==> flow/design.v <==
module alu_v(wire_clock, wire_reset, enable_alu, m2, m3, m4, opCode, FR_in, FR_out, useCarry, flagToShifthAndRot, dec);
   input  wire         wire_clock;
   input  wire         wire_reset;
   input  wire         enable_alu;
   output reg  [15:0]  m2;
   input  wire [15:0]  m3;
   input  wire [15:0]  m4;
   input  wire [5:0]   opCode;
   input  wire [15:0]  FR_in;
   output reg  [15:0]  FR_out;
   input  wire         useCarry;
   input  wire [2:0]   flagToShifthAndRot;
   input  wire         dec;
   reg [15:0]  m2_next;
   reg [15:0]  FR_next;
   reg         m2_we;
   reg [31:0]  temp;
   reg [15:0]  m3c;
   wire        cin = useCarry & FR_out[11];
   always @* begin
      m2_next = m2;
      FR_next = FR_out;
      m2_we   = 1'b0;
      temp    = 32'h00000000;
      m3c     = 16'h0000;
      casez(opCode)
        6'b000110: begin
           FR_next = FR_in;
        end
        6'b100000: begin
           temp = {16'h0000, m3} + {16'h0000, m4} + {31'h0, cin};
           FR_next[11] = (temp > 32'h0000ffff);
           m2_next = temp[15:0];
           m2_we = 1'b1;
           FR_next[12] = (temp[15:0] == 16'h0000);
        end
        6'b100001: begin
           temp = {16'h0000, m3} - {16'h0000, m4} + {31'h0, cin};
           m3c = m3 + {15'h0000, cin};
           m2_we = 1'b1;
           if(m4 > m3c) begin
              FR_next[6] = 1'b1;
              m2_next = 16'h0000;
           end
           else begin
              FR_next[6] = 1'b0;
              m2_next = temp[15:0];
           end
           FR_next[12] = (temp[15:0] == 16'h0000);
        end
        6'b100010: begin
           temp = m3 * m4;
           m2_next = temp[15:0];
           m2_we = 1'b1;
           FR_next[10] = (temp > 32'h0000ffff);
           FR_next[12] = (temp[15:0] == 16'h0000);
        end
        6'b100011: begin
           m2_we = 1'b1;
           if(m4 == 16'h0000) begin
              FR_next[9] = 1'b1;
              m2_next = 16'h0000;
           end
           else begin
              FR_next[9] = 1'b0;
              m2_next = m3 / m4;
           end
           FR_next[12] = (m2_next == 16'h0000);
        end
        6'b100101: begin
           m2_we = 1'b1;
           if(m4 == 16'h0000) begin
              FR_next[9] = 1'b1;
              m2_next = 16'h0000;
           end
           else begin
              FR_next[9] = 1'b0;
              m2_next = m3 % m4;
           end
           FR_next[12] = (m2_next == 16'h0000);
        end
        6'b100100: begin
           m2_we = 1'b1;
           if(dec == 1'b0) begin
              m2_next = m3 + 16'h0001;
              FR_next[12] = 1'b0;
           end
           else begin
              m2_next = m3 - 16'h0001;
              FR_next[12] = (m2_next == 16'h0000);
           end
        end
        6'b010110: begin
           if(m3 == m4) FR_next[15:13] = 3'b001;
           if(m3 <  m4) FR_next[15:13] = 3'b010;
           if(m3 >  m4) FR_next[15:13] = 3'b100;
        end
        6'b010010: begin
           m2_next = m3 & m4;
           m2_we = 1'b1;
           if(m2_next == 16'h0000) FR_next[12] = 1'b1;
        end
        6'b010011: begin
           m2_next = m3 | m4;
           m2_we = 1'b1;
           if(m2_next == 16'h0000) FR_next[12] = 1'b1;
        end
        6'b010100: begin
           m2_next = m3 ^ m4;
           m2_we = 1'b1;
           if(m2_next == 16'h0000) FR_next[12] = 1'b1;
        end
        6'b010101: begin
           m2_next = ~m3;
           m2_we = 1'b1;
           if(m2_next == 16'h0000) FR_next[12] = 1'b1;
        end
        6'b010000: begin
           m2_we = 1'b1;
           casez(flagToShifthAndRot)
             3'b10?: m2_next = ((m3 << m4) & 16'hffff) | (m3 >> (16'h000f - m4));
             3'b11?: m2_next = ((m3 >> (16'h0010 - m4)) | (m3 << m4)) & 16'hffff;
             3'b00?: m2_next = m3 << m4;
             default: m2_next = m3 >> m4;
           endcase
        end
        default: begin
        end
      endcase
   end
   always @(posedge wire_clock) begin
      if(wire_reset) begin
         FR_out <= 16'h0000;
      end
      else if(enable_alu) begin
         FR_out <= FR_next;
         if(m2_we) m2 <= m2_next;
      end
   end
endmodule
module control_unit_v(wire_clock, wire_reset, bus_RAM_DATA_IN, bus_RAM_DATA_OUT, bus_RAM_ADDRESS, wire_RW, bus_keyboard, videoflag, bus_vga_pos, bus_vga_char, enable_alu, FR_in_at_control, FR_out_at_control, opcode, useCarry, flagToShifthAndRot, useDec, m2, m3, m4, data_debug, led);
   input  wire        wire_clock;
   input  wire        wire_reset;
   input  wire [15:0] bus_RAM_DATA_IN;
   output reg  [15:0] bus_RAM_DATA_OUT;
   output reg  [15:0] bus_RAM_ADDRESS;
   output reg         wire_RW;
   input  wire [7:0]  bus_keyboard;
   output reg         videoflag;
   output reg  [15:0] bus_vga_pos;
   output reg  [15:0] bus_vga_char;
   output reg         enable_alu;
   input  wire [15:0] FR_in_at_control;
   output reg  [15:0] FR_out_at_control;
   output reg  [5:0]  opcode;
   output reg         useCarry;
   output reg  [2:0]  flagToShifthAndRot;
   output reg         useDec;
   input  wire [15:0] m2;
   output reg  [15:0] m3;
   output reg  [15:0] m4;
   output wire [15:0] data_debug;
   output wire [15:0] led;
   reg [2:0]   stage;
   reg         processing_instruction;
   reg [15:0]  IR;
   reg [15:0]  PC;
   reg [15:0]  Rn [0:7];
   reg [15:0]  END;
   reg [15:0]  SP;
   assign led = 16'h0000;
   assign data_debug = 16'h0000;
   wire [2:0]  ra = IR[9:7];
   wire [2:0]  rb = IR[6:4];
   wire [2:0]  rc = IR[3:1];
   wire [15:0] FR = FR_in_at_control;
   reg cond;
   always @* begin
      case(IR[9:6])
        4'b0000: cond = 1'b1;
        4'b0001: cond = FR[13];
        4'b0010: cond = ~FR[13];
        4'b0011: cond = FR[12];
        4'b0100: cond = ~FR[12];
        4'b0101: cond = FR[11];
        4'b0110: cond = ~FR[11];
        4'b0111: cond = FR[15];
        4'b1000: cond = FR[14];
        4'b1001: cond = FR[15] | FR[13];
        4'b1010: cond = FR[14] | FR[13];
        4'b1011: cond = FR[10];
        4'b1100: cond = ~FR[10];
        4'b1101: cond = FR[6];
        4'b1110: cond = FR[9];
        default: cond = 1'b0;
      endcase
   end
   always @(posedge wire_clock) begin
      if(wire_reset) begin
         wire_RW <= 1'b0;
         PC <= 16'h0000;
         SP <= 16'h7ffc;
         videoflag <= 1'b0;
         enable_alu <= 1'b0;
         Rn[1] <= 16'h0121;
         Rn[3] <= 16'h0241;
         stage <= 3'd1;
         processing_instruction <= 1'b0;
      end
      else begin
         stage <= stage + 3'd1;
         enable_alu <= 1'b0;
         if(processing_instruction == 1'b0) begin
            case(stage)
              3'd1: begin
                 bus_RAM_ADDRESS <= PC;
              end
              3'd2: begin
                 processing_instruction <= 1'b1;
                 IR <= bus_RAM_DATA_IN;
                 PC <= PC + 16'h0001;
                 stage <= 3'd1;
              end
              default: ;
            endcase
         end
         else begin
            casez(IR)
              16'b110000??????????: begin
                 case(stage)
                   3'd1: bus_RAM_ADDRESS <= PC;
                   3'd2: END <= bus_RAM_DATA_IN;
                   3'd3: bus_RAM_ADDRESS <= END;
                   3'd4: begin
                      PC <= PC + 16'h0001;
                      Rn[ra] <= bus_RAM_DATA_IN;
                      processing_instruction <= 1'b0;
                      stage <= 3'd1;
                   end
                   default: ;
                 endcase
              end
              16'b110001??????????: begin
                 case(stage)
                   3'd1: bus_RAM_ADDRESS <= PC;
                   3'd2: END <= bus_RAM_DATA_IN;
                   3'd3: bus_RAM_ADDRESS <= END;
                   3'd4: begin
                      wire_RW <= 1'b1;
                      bus_RAM_DATA_OUT <= Rn[ra];
                   end
                   3'd5: begin
                      PC <= PC + 16'h0001;
                      wire_RW <= 1'b0;
                      processing_instruction <= 1'b0;
                      stage <= 3'd1;
                   end
                   default: ;
                 endcase
              end
              16'b111101??????????: begin
                 case(stage)
                   3'd1: bus_RAM_ADDRESS <= Rn[ra];
                   3'd2: begin
                      wire_RW <= 1'b1;
                      bus_RAM_DATA_OUT <= Rn[rb];
                   end
                   3'd3: begin
                      wire_RW <= 1'b0;
                      processing_instruction <= 1'b0;
                      stage <= 3'd1;
                   end
                   default: ;
                 endcase
              end
              16'b111100??????????: begin
                 case(stage)
                   3'd1: bus_RAM_ADDRESS <= Rn[rb];
                   3'd2: begin
                      Rn[ra] <= bus_RAM_DATA_IN;
                      processing_instruction <= 1'b0;
                      stage <= 3'd1;
                   end
                   default: ;
                 endcase
              end
              16'b111000??????????: begin
                 case(stage)
                   3'd1: bus_RAM_ADDRESS <= PC;
                   3'd2: begin
                      Rn[ra] <= bus_RAM_DATA_IN;
                      PC <= PC + 16'h0001;
                      processing_instruction <= 1'b0;
                      stage <= 3'd1;
                   end
                   default: ;
                 endcase
              end
              16'b110011??????????: begin
                 case(stage)
                   3'd1: begin
                      casez(IR[1:0])
                        2'b?0: Rn[ra] <= Rn[rb];
                        2'b01: Rn[ra] <= SP;
                        2'b11: SP <= Rn[ra];
                      endcase
                   end
                   3'd2: begin
                      processing_instruction <= 1'b0;
                      stage <= 3'd1;
                   end
                   default: ;
                 endcase
              end
              16'b110010??????????: begin
                 case(stage)
                   3'd1: begin
                      bus_vga_pos <= Rn[rb];
                      bus_vga_char <= Rn[ra];
                   end
                   3'd2: begin
                      if(bus_vga_char[11:8] == 4'h0)
                        bus_vga_char <= Rn[ra] + 16'h0f00;
                      else if(bus_vga_char[11:8] == 4'hf)
                        bus_vga_char <= Rn[ra] - 16'h0f00;
                   end
                   3'd3: videoflag <= 1'b1;
                   3'd4: videoflag <= 1'b0;
                   3'd5: begin
                      processing_instruction <= 1'b0;
                      stage <= 3'd1;
                   end
                   default: ;
                 endcase
              end
              16'b110101??????????: begin
                 case(stage)
                   3'd1: Rn[ra] <= {8'h00, bus_keyboard};
                   3'd2: begin
                      processing_instruction <= 1'b0;
                      stage <= 3'd1;
                   end
                   default: ;
                 endcase
              end
              16'b000101??????????: begin
                 case(stage)
                   3'd1: bus_RAM_ADDRESS <= SP;
                   3'd2: begin
                      wire_RW <= 1'b1;
                      if(IR[6] == 1'b0)
                        bus_RAM_DATA_OUT <= Rn[ra];
                      else
                        bus_RAM_DATA_OUT <= FR;
                   end
                   3'd3: begin
                      wire_RW <= 1'b0;
                      processing_instruction <= 1'b0;
                      stage <= 3'd1;
                      SP <= SP - 16'h0001;
                   end
                   default: ;
                 endcase
              end
              16'b000110??????????: begin
                 case(stage)
                   3'd1: SP <= SP + 16'h0001;
                   3'd2: bus_RAM_ADDRESS <= SP;
                   3'd3: begin
                      if(IR[6] == 1'b0) begin
                         Rn[ra] <= bus_RAM_DATA_IN;
                      end
                      else begin
                         FR_out_at_control <= bus_RAM_DATA_IN;
                         opcode <= IR[15:10];
                         enable_alu <= 1'b1;
                      end
                   end
                   3'd6: begin
                      processing_instruction <= 1'b0;
                      stage <= 3'd1;
                   end
                   default: ;
                 endcase
              end
              16'b000100??????????: begin
                 case(stage)
                   3'd1: SP <= SP + 16'h0001;
                   3'd2: bus_RAM_ADDRESS <= SP;
                   3'd3: PC <= bus_RAM_DATA_IN;
                   3'd4: begin
                      PC <= PC + 16'h0001;
                      processing_instruction <= 1'b0;
                      stage <= 3'd1;
                   end
                   default: ;
                 endcase
              end
              16'b100000??????????, 16'b100001??????????, 16'b100010??????????,
              16'b100011??????????, 16'b100101??????????, 16'b010010??????????,
              16'b010011??????????, 16'b010100??????????, 16'b010101??????????,
              16'b100100??????????, 16'b010110??????????, 16'b010000??????????: begin
                 case(stage)
                   3'd1: begin
                      opcode <= IR[15:10];
                      enable_alu <= 1'b1;
                      casez(IR[15:10])
                        6'b100100: begin
                           m3 <= Rn[ra];
                           useDec <= IR[6];
                        end
                        6'b010110: begin
                           m3 <= Rn[ra];
                           m4 <= Rn[rb];
                        end
                        6'b010101: begin
                           m3 <= Rn[rb];
                        end
                        6'b010000: begin
                           m3 <= Rn[ra];
                           m4 <= {12'h000, IR[3:0]};
                           flagToShifthAndRot <= IR[6:4];
                        end
                        6'b10000?: begin
                           m3 <= Rn[rb];
                           m4 <= Rn[rc];
                           useCarry <= IR[0];
                        end
                        default: begin
                           m3 <= Rn[rb];
                           m4 <= Rn[rc];
                        end
                      endcase
                   end
                   3'd6: begin
                      if(IR[15:10] == 6'b010110)
                        bus_vga_char <= FR;
                      else
                        Rn[ra] <= m2;
                      if(IR[15:10] == 6'b010100)
                        bus_vga_char <= m2;
                      processing_instruction <= 1'b0;
                      stage <= 3'd1;
                   end
                   default: ;
                 endcase
              end
              16'b000010??????????: begin
                 case(stage)
                   3'd1: bus_RAM_ADDRESS <= PC;
                   3'd2: if(cond) PC <= bus_RAM_DATA_IN - 16'h0001;
                   3'd3: PC <= PC + 16'h0001;
                   3'd4: begin
                      processing_instruction <= 1'b0;
                      stage <= 3'd1;
                   end
                   default: ;
                 endcase
              end
              16'b000011??????????: begin
                 case(stage)
                   3'd1: bus_RAM_ADDRESS <= SP;
                   3'd2: begin
                      wire_RW <= 1'b1;
                      bus_RAM_DATA_OUT <= PC;
                   end
                   3'd3: wire_RW <= 1'b0;
                   3'd4: bus_RAM_ADDRESS <= PC;
                   3'd5: begin
                      if(cond) begin
                         PC <= bus_RAM_DATA_IN - 16'h0001;
                         SP <= SP - 16'h0001;
                      end
                   end
                   3'd6: PC <= PC + 16'h0001;
                   3'd7: begin
                      processing_instruction <= 1'b0;
                      stage <= 3'd1;
                   end
                   default: ;
                 endcase
              end
              default: begin
                 wire_RW <= 1'b0;
                 processing_instruction <= 1'b0;
                 stage <= 3'd1;
              end
            endcase
         end
      end
   end
endmodule
module  cpu_v(wire_clock, wire_reset, bus_RAM_DATA_IN,bus_RAM_DATA_OUT,bus_RAM_ADDRESS,wire_RW, bus_keyboard, videoflag, bus_vga_pos, bus_vga_char,data_debug, led);
   input wire         wire_clock;
   input wire         wire_reset;
   input wire [15:0]  bus_RAM_DATA_IN;
   output wire [15:0]  bus_RAM_DATA_OUT;
   output wire [15:0]  bus_RAM_ADDRESS;
   output wire         wire_RW;
   input  wire [7:0]  bus_keyboard;
   output wire         videoflag;
   output wire [15:0]  bus_vga_pos;
   output wire [15:0]  bus_vga_char;
   output wire [15:0]  data_debug;
   output wire [15:0]  led;
   wire [15:0]         m2;
   wire [15:0]         m3;
   wire [15:0]         m4;
   wire                enable_alu;
   wire [5:0]          opCode;
   wire                useCarry;
   wire                useDec;
   wire [15:0]         FR_in_at_control;
   wire [15:0]         FR_out_at_control;
   wire [2:0]          flagToShifthAndRot;
   alu_v alu_v_dut(wire_clock,wire_reset,enable_alu,m2,m3,m4,opCode,FR_out_at_control,FR_in_at_control,useCarry,flagToShifthAndRot,useDec);
   control_unit_v control_v_dut(wire_clock, wire_reset, bus_RAM_DATA_IN,bus_RAM_DATA_OUT,bus_RAM_ADDRESS,wire_RW, bus_keyboard, videoflag, bus_vga_pos, bus_vga_char,enable_alu,FR_in_at_control,FR_out_at_control,opCode,useCarry,flagToShifthAndRot,useDec,m2,m3,m4,data_debug, led);
endmodule
* Step by step through the tools: cpu_v
What the tools print for cpu_v, step after step.
Line numbers count from 1 in the design file above.
Operators carry their Yosys type and port widths (W data, S select, Z words).
A cell with -- has no value.
- Top module :: cpu_v
- Clock :: wire_clock
- Library :: sky130hd
- Library corner :: tt_025C_1v80

* Elaborated design
Yosys after proc, flatten, opt, wreduce and memory -nomap, before mapping. Print and check cells are not counted.
Memory sizes are those after Yosys's memory passes, which may raise the word count (mostly to a power of two), join words into wider ones and drop unused or constant bits.
- Add/sub/neg operators :: 16
- $mul :: 1
- Divide/modulo/power cells :: 2
- $lt $le $gt $ge :: 5
- Eq/ne operators :: 104
- Shift-type cells :: 4
- Multiplexer cells :: 178
- Bitwise operators :: 25
- Reductions and logical operators :: 71
** Operators with widths (count)
- $mux W16 :: 78
- $mul A16 B16 Y32 :: 1
- $div A16 B16 Y16 :: 1
- $mod A16 B16 Y16 :: 1
- $pmux W16 S2 :: 7
- $logic_not A16 Y1 :: 11
- $pmux W16 S11 :: 1
- $pmux W16 S4 :: 2
- $eq A6 B6 Y1 const B :: 20
- $pmux W16 S7 :: 1
- $pmux W16 S6 :: 1
- $pmux W16 S3 :: 2
- $eq A6 B5 Y1 const B :: 12
- $gt A32 B16 Y1 const B :: 2
- $mux W1 :: 52
- $add A16 B1 Y16 const B :: 3
- $sub A16 B1 Y16 const B :: 3
- $or A16 B16 Y16 :: 3
- $shr A16 B16 Y16 :: 3
- $mux W3 :: 14
- $add A16 B1 Y16 :: 2
- $gt A16 B16 Y1 :: 2
- $ne A2 B1 Y1 const B :: 16
- $add A32 B1 Y32 :: 1
- $eq A4 B4 Y1 const B :: 8
- $reduce_and A5 Y1 :: 5
- $eq A6 B3 Y1 const B :: 4
- $reduce_bool A11 Y1 :: 2
Other operator kinds: 62; their cells: 148.
- Bits in registers :: 226
- RAM bits :: 128
- Clocked read ports x word width :: 48
- Memory cells :: 1
- Input bits :: 26
- Output and inout bits :: 98
** Memory list
- control_v_dut.Rn :: depth 8, width 16, read ports 3, write ports 2, RTL line 168 : reg [15:0]  Rn [0:7];

* Logic depth
Yosys ltp: most cells in a row. Word level: on the elaborated netlist, between registers, memories and ports. Mapped: between sequential cells and ports; inverters and the memories' decode and read muxes count.
- Depth in word-level cells :: 14
- ABC_AREA :: 1
- Depth in mapped cells :: 201
- Gate-level depth less buffers :: 198

* Synthesis result
Source: synth_stat.txt of the flow (Yosys; design flattened, memories mapped). It holds for the ABC_AREA given above (unset counts as 0); a run with the other value may have another netlist.
Totals and module areas in this step are rounded.
- Standard cells after synthesis :: 6279
- Cell area after synthesis :: 45000 um^2
- Sequential area :: 10000 um^2
- Flip-flop cells :: 362
- Buffer cells :: 305
** Cells by type
- sky130_fd_sc_hd__edfxtp_1 :: count 282, total area 8.47E+03 um^2
- sky130_fd_sc_hd__nand2_1 :: count 1283, total area 4.82E+03 um^2
- sky130_fd_sc_hd__ha_1 :: count 360, total area 4504.32 um^2
- sky130_fd_sc_hd__fa_1 :: count 207, total area 4.14E+03 um^2
- sky130_fd_sc_hd__inv_1 :: count 939, total area 3524.63 um^2
- sky130_fd_sc_hd__o21ai_0 :: count 602, total area 3012.89 um^2
- sky130_fd_sc_hd__a21oi_1 :: count 434, total area 2.17E+03 um^2
- sky130_fd_sc_hd__dfxtp_1 :: count 80, total area 1.6E+03 um^2
- sky130_fd_sc_hd__nor2_1 :: count 425, total area 1595.28 um^2
- sky130_fd_sc_hd__nand3_1 :: count 296, total area 1.48E+03 um^2
- sky130_fd_sc_hd__xor2_1 :: count 158, total area 1.38E+03 um^2
- sky130_fd_sc_hd__o211ai_1 :: count 135, total area 1.01E+03 um^2
- sky130_fd_sc_hd__clkbuf_1 :: count 204, total area 765.734 um^2
- sky130_fd_sc_hd__xnor2_1 :: count 56, total area 490.47 um^2
- sky130_fd_sc_hd__nand4_1 :: count 60, total area 375.36 um^2
- sky130_fd_sc_hd__nor3_1 :: count 73, total area 365.35 um^2
- sky130_fd_sc_hd__nand3_2 :: count 36, total area 360.346 um^2
- sky130_fd_sc_hd__o22ai_1 :: count 54, total area 337.824 um^2
Other cell types: 63; their cells: 595.

* Path before layout
OpenSTA on the mapped netlist: ideal clock, no wires. The path of least setup slack (recovery checks aside). Input and output delay are each 20% of the period. Register names are those of the netlist, which keeps one name where synthesis merged equal registers.
- Path type :: register to register
- Start point :: reg control_v_dut.m4[0]
- End point :: reg alu_v_dut.FR_out[12]
- Clock period :: 32.0 ns
- Setup time :: 0.067 ns
- Time at the first pin :: 0.000 ns
- Arrival :: 22.695 ns
- Data required time :: 31.933 ns
- Setup slack :: 9.237 ns
- Delay of the path :: 22.762 ns
- Stages on the path :: 183
- Buffers on the path :: 5
- Synthesis period reached :: 22.763 ns
"delay of the path" = arrival - input delay + setup time.
"stages on the path" counts driving pins, that of a launching flip-flop among them; a cell with two outputs on the path counts twice.
"synthesis period reached" = period - worst setup slack (recovery checks aside). The figure is calculated, with input and output delays left at 20% of the set period.
Between the ends stands the longest chain of elaborated cells between them, by number of cells; it is not shown to be the way that was timed. Of several equally long chains one is given.
A line is the first line of the expression or statement that the cell stems from. Yosys adds cells for indexed reads and writes and turns some case tables into memories.
A register here has more assigning lines than the two given.
- Cells stage by stage :: sky130_fd_sc_hd__edfxtp_1 sky130_fd_sc_hd__buf_2 sky130_fd_sc_hd__clkinv_1 sky130_fd_sc_hd__ha_1 sky130_fd_sc_hd__inv_1 sky130_fd_sc_hd__nor2_1 sky130_fd_sc_hd__nand2_1 sky130_fd_sc_hd__nor2_1 sky130_fd_sc_hd__o21ai_2 sky130_fd_sc_hd__nand2_1 sky130_fd_sc_hd__nand2_1 sky130_fd_sc_hd__and2_1 sky130_fd_sc_hd__ha_1 sky130_fd_sc_hd__nand2_1 sky130_fd_sc_hd__inv_1 sky130_fd_sc_hd__nand2_1 sky130_fd_sc_hd__nor2_1 sky130_fd_sc_hd__nand2_1 [... 147 more ...] sky130_fd_sc_hd__nand3_1 sky130_fd_sc_hd__o311ai_0 sky130_fd_sc_hd__nand2_1 sky130_fd_sc_hd__nand2_1 sky130_fd_sc_hd__nand2_1 sky130_fd_sc_hd__inv_2 sky130_fd_sc_hd__a22o_1 sky130_fd_sc_hd__inv_1 sky130_fd_sc_hd__nand2_1 sky130_fd_sc_hd__nor3_1 sky130_fd_sc_hd__nand3_1 sky130_fd_sc_hd__nor3_2 sky130_fd_sc_hd__nand2_1 sky130_fd_sc_hd__nor2_1 sky130_fd_sc_hd__nand2_1 sky130_fd_sc_hd__nand2_1 sky130_fd_sc_hd__nand2_1 sky130_fd_sc_hd__a21oi_2
- Cells in the longest elaborated chain :: 5
** RTL lines, path after synthesis
- start, declared :: RTL line 161 : output reg  [15:0] m4;
- start, assigned :: RTL line 414 : m4 <= Rn[rb];
- start, assigned :: RTL line 421 : m4 <= {12'h000, IR[3:0]};
- $mod A16 B16 Y16 :: RTL line 78 : m2_next = m3 % m4;
- $mux W16 :: RTL line 72 : if(m4 == 16'h0000) begin
- $mux W16 :: RTL line 26 : casez(opCode)
- $logic_not A16 Y1 :: RTL line 80 : FR_next[12] = (m2_next == 16'h0000);
- $pmux W1 S11 :: RTL line 26
- end, assigned :: RTL line 133 : FR_out <= 16'h0000;
- end, assigned :: RTL line 136 : FR_out <= FR_next;
- end, declared :: RTL line 10 : output reg  [15:0]  FR_out;

* Timing after layout
From the final timing report of run A: the path of least setup slack in the routed layout; clock arrival at registers is part of the times.
- Path type :: register to register
- Start point :: reg control_v_dut.m3[15]
- End point :: reg alu_v_dut.m2[8]
- Clock period :: 24.3 ns
- Setup time :: 0.27 ns
- Time at the first pin :: 0.57 ns
- Arrival :: 24.64 ns
- Data required time :: 24.62 ns
- Setup slack :: -0.02 ns
- Stages on the path :: 169
- Buffers on the path :: 10
A register here has more assigning lines than the two given.
- Cells stage by stage :: sky130_fd_sc_hd__edfxtp_1 sky130_fd_sc_hd__buf_2 sky130_fd_sc_hd__inv_1 sky130_fd_sc_hd__nand3_1 sky130_fd_sc_hd__and2_4 sky130_fd_sc_hd__ha_4 sky130_fd_sc_hd__nand2_1 sky130_fd_sc_hd__nand2_2 sky130_fd_sc_hd__nand2_1 sky130_fd_sc_hd__nor2_1 sky130_fd_sc_hd__nand2_1 sky130_fd_sc_hd__nand2_1 sky130_fd_sc_hd__nand2_1 sky130_fd_sc_hd__nand2_2 sky130_fd_sc_hd__inv_2 sky130_fd_sc_hd__ha_4 sky130_fd_sc_hd__nand4_1 sky130_fd_sc_hd__nor2_1 [... 133 more ...] sky130_fd_sc_hd__clkbuf_16 sky130_fd_sc_hd__nand3_2 sky130_fd_sc_hd__and2_4 sky130_fd_sc_hd__ha_4 sky130_fd_sc_hd__nand2_4 sky130_fd_sc_hd__nor3_4 sky130_fd_sc_hd__nand4_1 sky130_fd_sc_hd__o311ai_1 sky130_fd_sc_hd__nand2_1 sky130_fd_sc_hd__nand2_4 sky130_fd_sc_hd__nor2_4 sky130_fd_sc_hd__buf_6 sky130_fd_sc_hd__nand3_1 sky130_fd_sc_hd__nand2_1 sky130_fd_sc_hd__nand2_1 sky130_fd_sc_hd__o2111ai_1 sky130_fd_sc_hd__nor4_1 sky130_fd_sc_hd__o21ai_0
** RTL lines, path post-layout
- start, declared :: RTL line 160 : output reg  [15:0] m3;
- start, assigned :: RTL line 409 : m3 <= Rn[ra];
- start, assigned :: RTL line 413 : m3 <= Rn[ra];
- end, assigned :: RTL line 137 : if(m2_we) m2 <= m2_next;
- end, declared :: RTL line 5 : output reg  [15:0]  m2;
Chain of elaborated cells between the ends: none given.

Measured data: module cpu_v, platform sky130hd, 4 stored runs of the flow under differing settings, order arbitrary. Input and output delays are each 20% of the period that was set; the output load is 0.01 pF.
"clock period reached" = clock period - worst setup slack. The figure is calculated, with input and output delays left at 20% of the set period.
"allowed time less slack (worst setup path)": the worst setup path's part of the clock period (all of it between registers, 20% less for each end at a port) less its slack. A launch clock that arrives late makes it longer, a capture clock that arrives late makes it shorter.
"total design power" is the tool's figure for a default switching activity; nothing was simulated.
The results are shown rounded.

** Run A
- Settings :: ABC_AREA=1; CELL_PAD_IN_SITES_GLOBAL_PLACEMENT=1; CORE_ASPECT_RATIO=0.59; CORE_MARGIN=10; CORE_UTILIZATION=57; CTS_CLUSTER_DIAMETER=211; CTS_CLUSTER_SIZE=32; GPL_ROUTABILITY_DRIVEN=0; GPL_TIMING_DRIVEN=0; MAX_ROUTING_LAYER=met4; PLACE_DENSITY=0.9; period_ns=24.3; CAP_MARGIN=20; SLEW_MARGIN=20
- Clock period reached :: 24.316 ns
- Allowed time less slack (worst setup path) :: 24.32 ns
- Worst setup path type :: register to register
- Chip area in the Yosys report :: 45000 um^2
- Final utilization :: 0.68
- Worst setup slack after layout :: -0.016 ns
- Total negative setup slack :: -0.016 ns
- Total design power :: 2.1 mW
- Total die area :: 90000 um^2
- Standard-cell area after layout :: 53000 um^2

** Run B
- Settings :: CORE_MARGIN=4; CORE_UTILIZATION=57; CTS_CLUSTER_DIAMETER=100; CTS_CLUSTER_SIZE=32; MAX_ROUTING_LAYER=met4; period_ns=33.1; CAP_MARGIN=20; SLEW_MARGIN=20
- Chip area in the Yosys report :: 44000 um^2
- Allowed time less slack (worst setup path) :: 30.83 ns
- Worst setup path type :: register to register
- Total die area :: 82000 um^2
- Worst setup slack after layout :: 2.3 ns
- Clock period reached :: 30.828 ns
- Final utilization :: 0.61
- Total negative setup slack :: 0.000 ns
- Total design power :: 1.3 mW
- Standard-cell area after layout :: 47000 um^2

** Run C
- Settings :: CORE_MARGIN=8; CORE_UTILIZATION=48; CTS_CLUSTER_DIAMETER=37; GPL_TIMING_DRIVEN=0; PLACE_DENSITY_LB_ADDON=0.02; SETUP_SLACK_MARGIN=3.65; period_ns=29.0; CAP_MARGIN=20; SLEW_MARGIN=20
- Total die area :: 100000 um^2
- Chip area in the Yosys report :: 44000 um^2
- Clock period reached :: 26.169 ns
- Total design power :: 1.8 mW
- Allowed time less slack (worst setup path) :: 26.17 ns
- Worst setup path type :: register to register
- Worst setup slack after layout :: 2.8 ns
- Total negative setup slack :: 0.000 ns
- Standard-cell area after layout :: 54000 um^2
- Final utilization :: 0.6

** Run D
- Settings :: CELL_PAD_IN_SITES_DETAIL_PLACEMENT=2; CELL_PAD_IN_SITES_GLOBAL_PLACEMENT=2; CORE_UTILIZATION=40; CTS_CLUSTER_DIAMETER=251; CTS_CLUSTER_SIZE=38; GPL_ROUTABILITY_DRIVEN=1; MAX_ROUTING_LAYER=met5; PLACE_DENSITY_LB_ADDON=0.04; SLEW_MARGIN=35; TNS_END_PERCENT=80; period_ns=32.0; CAP_MARGIN=20; CORE_MARGIN=2
- Standard-cell area after layout :: 47000 um^2
- Clock period reached :: 30.194 ns
- Worst setup slack after layout :: 1.8 ns
- Final utilization :: 0.43
- Chip area in the Yosys report :: 44000 um^2
- Total negative setup slack :: 0.000 ns
- Total design power :: 1.4 mW
- Allowed time less slack (worst setup path) :: 30.19 ns
- Worst setup path type :: register to register
- Total die area :: 110000 um^2
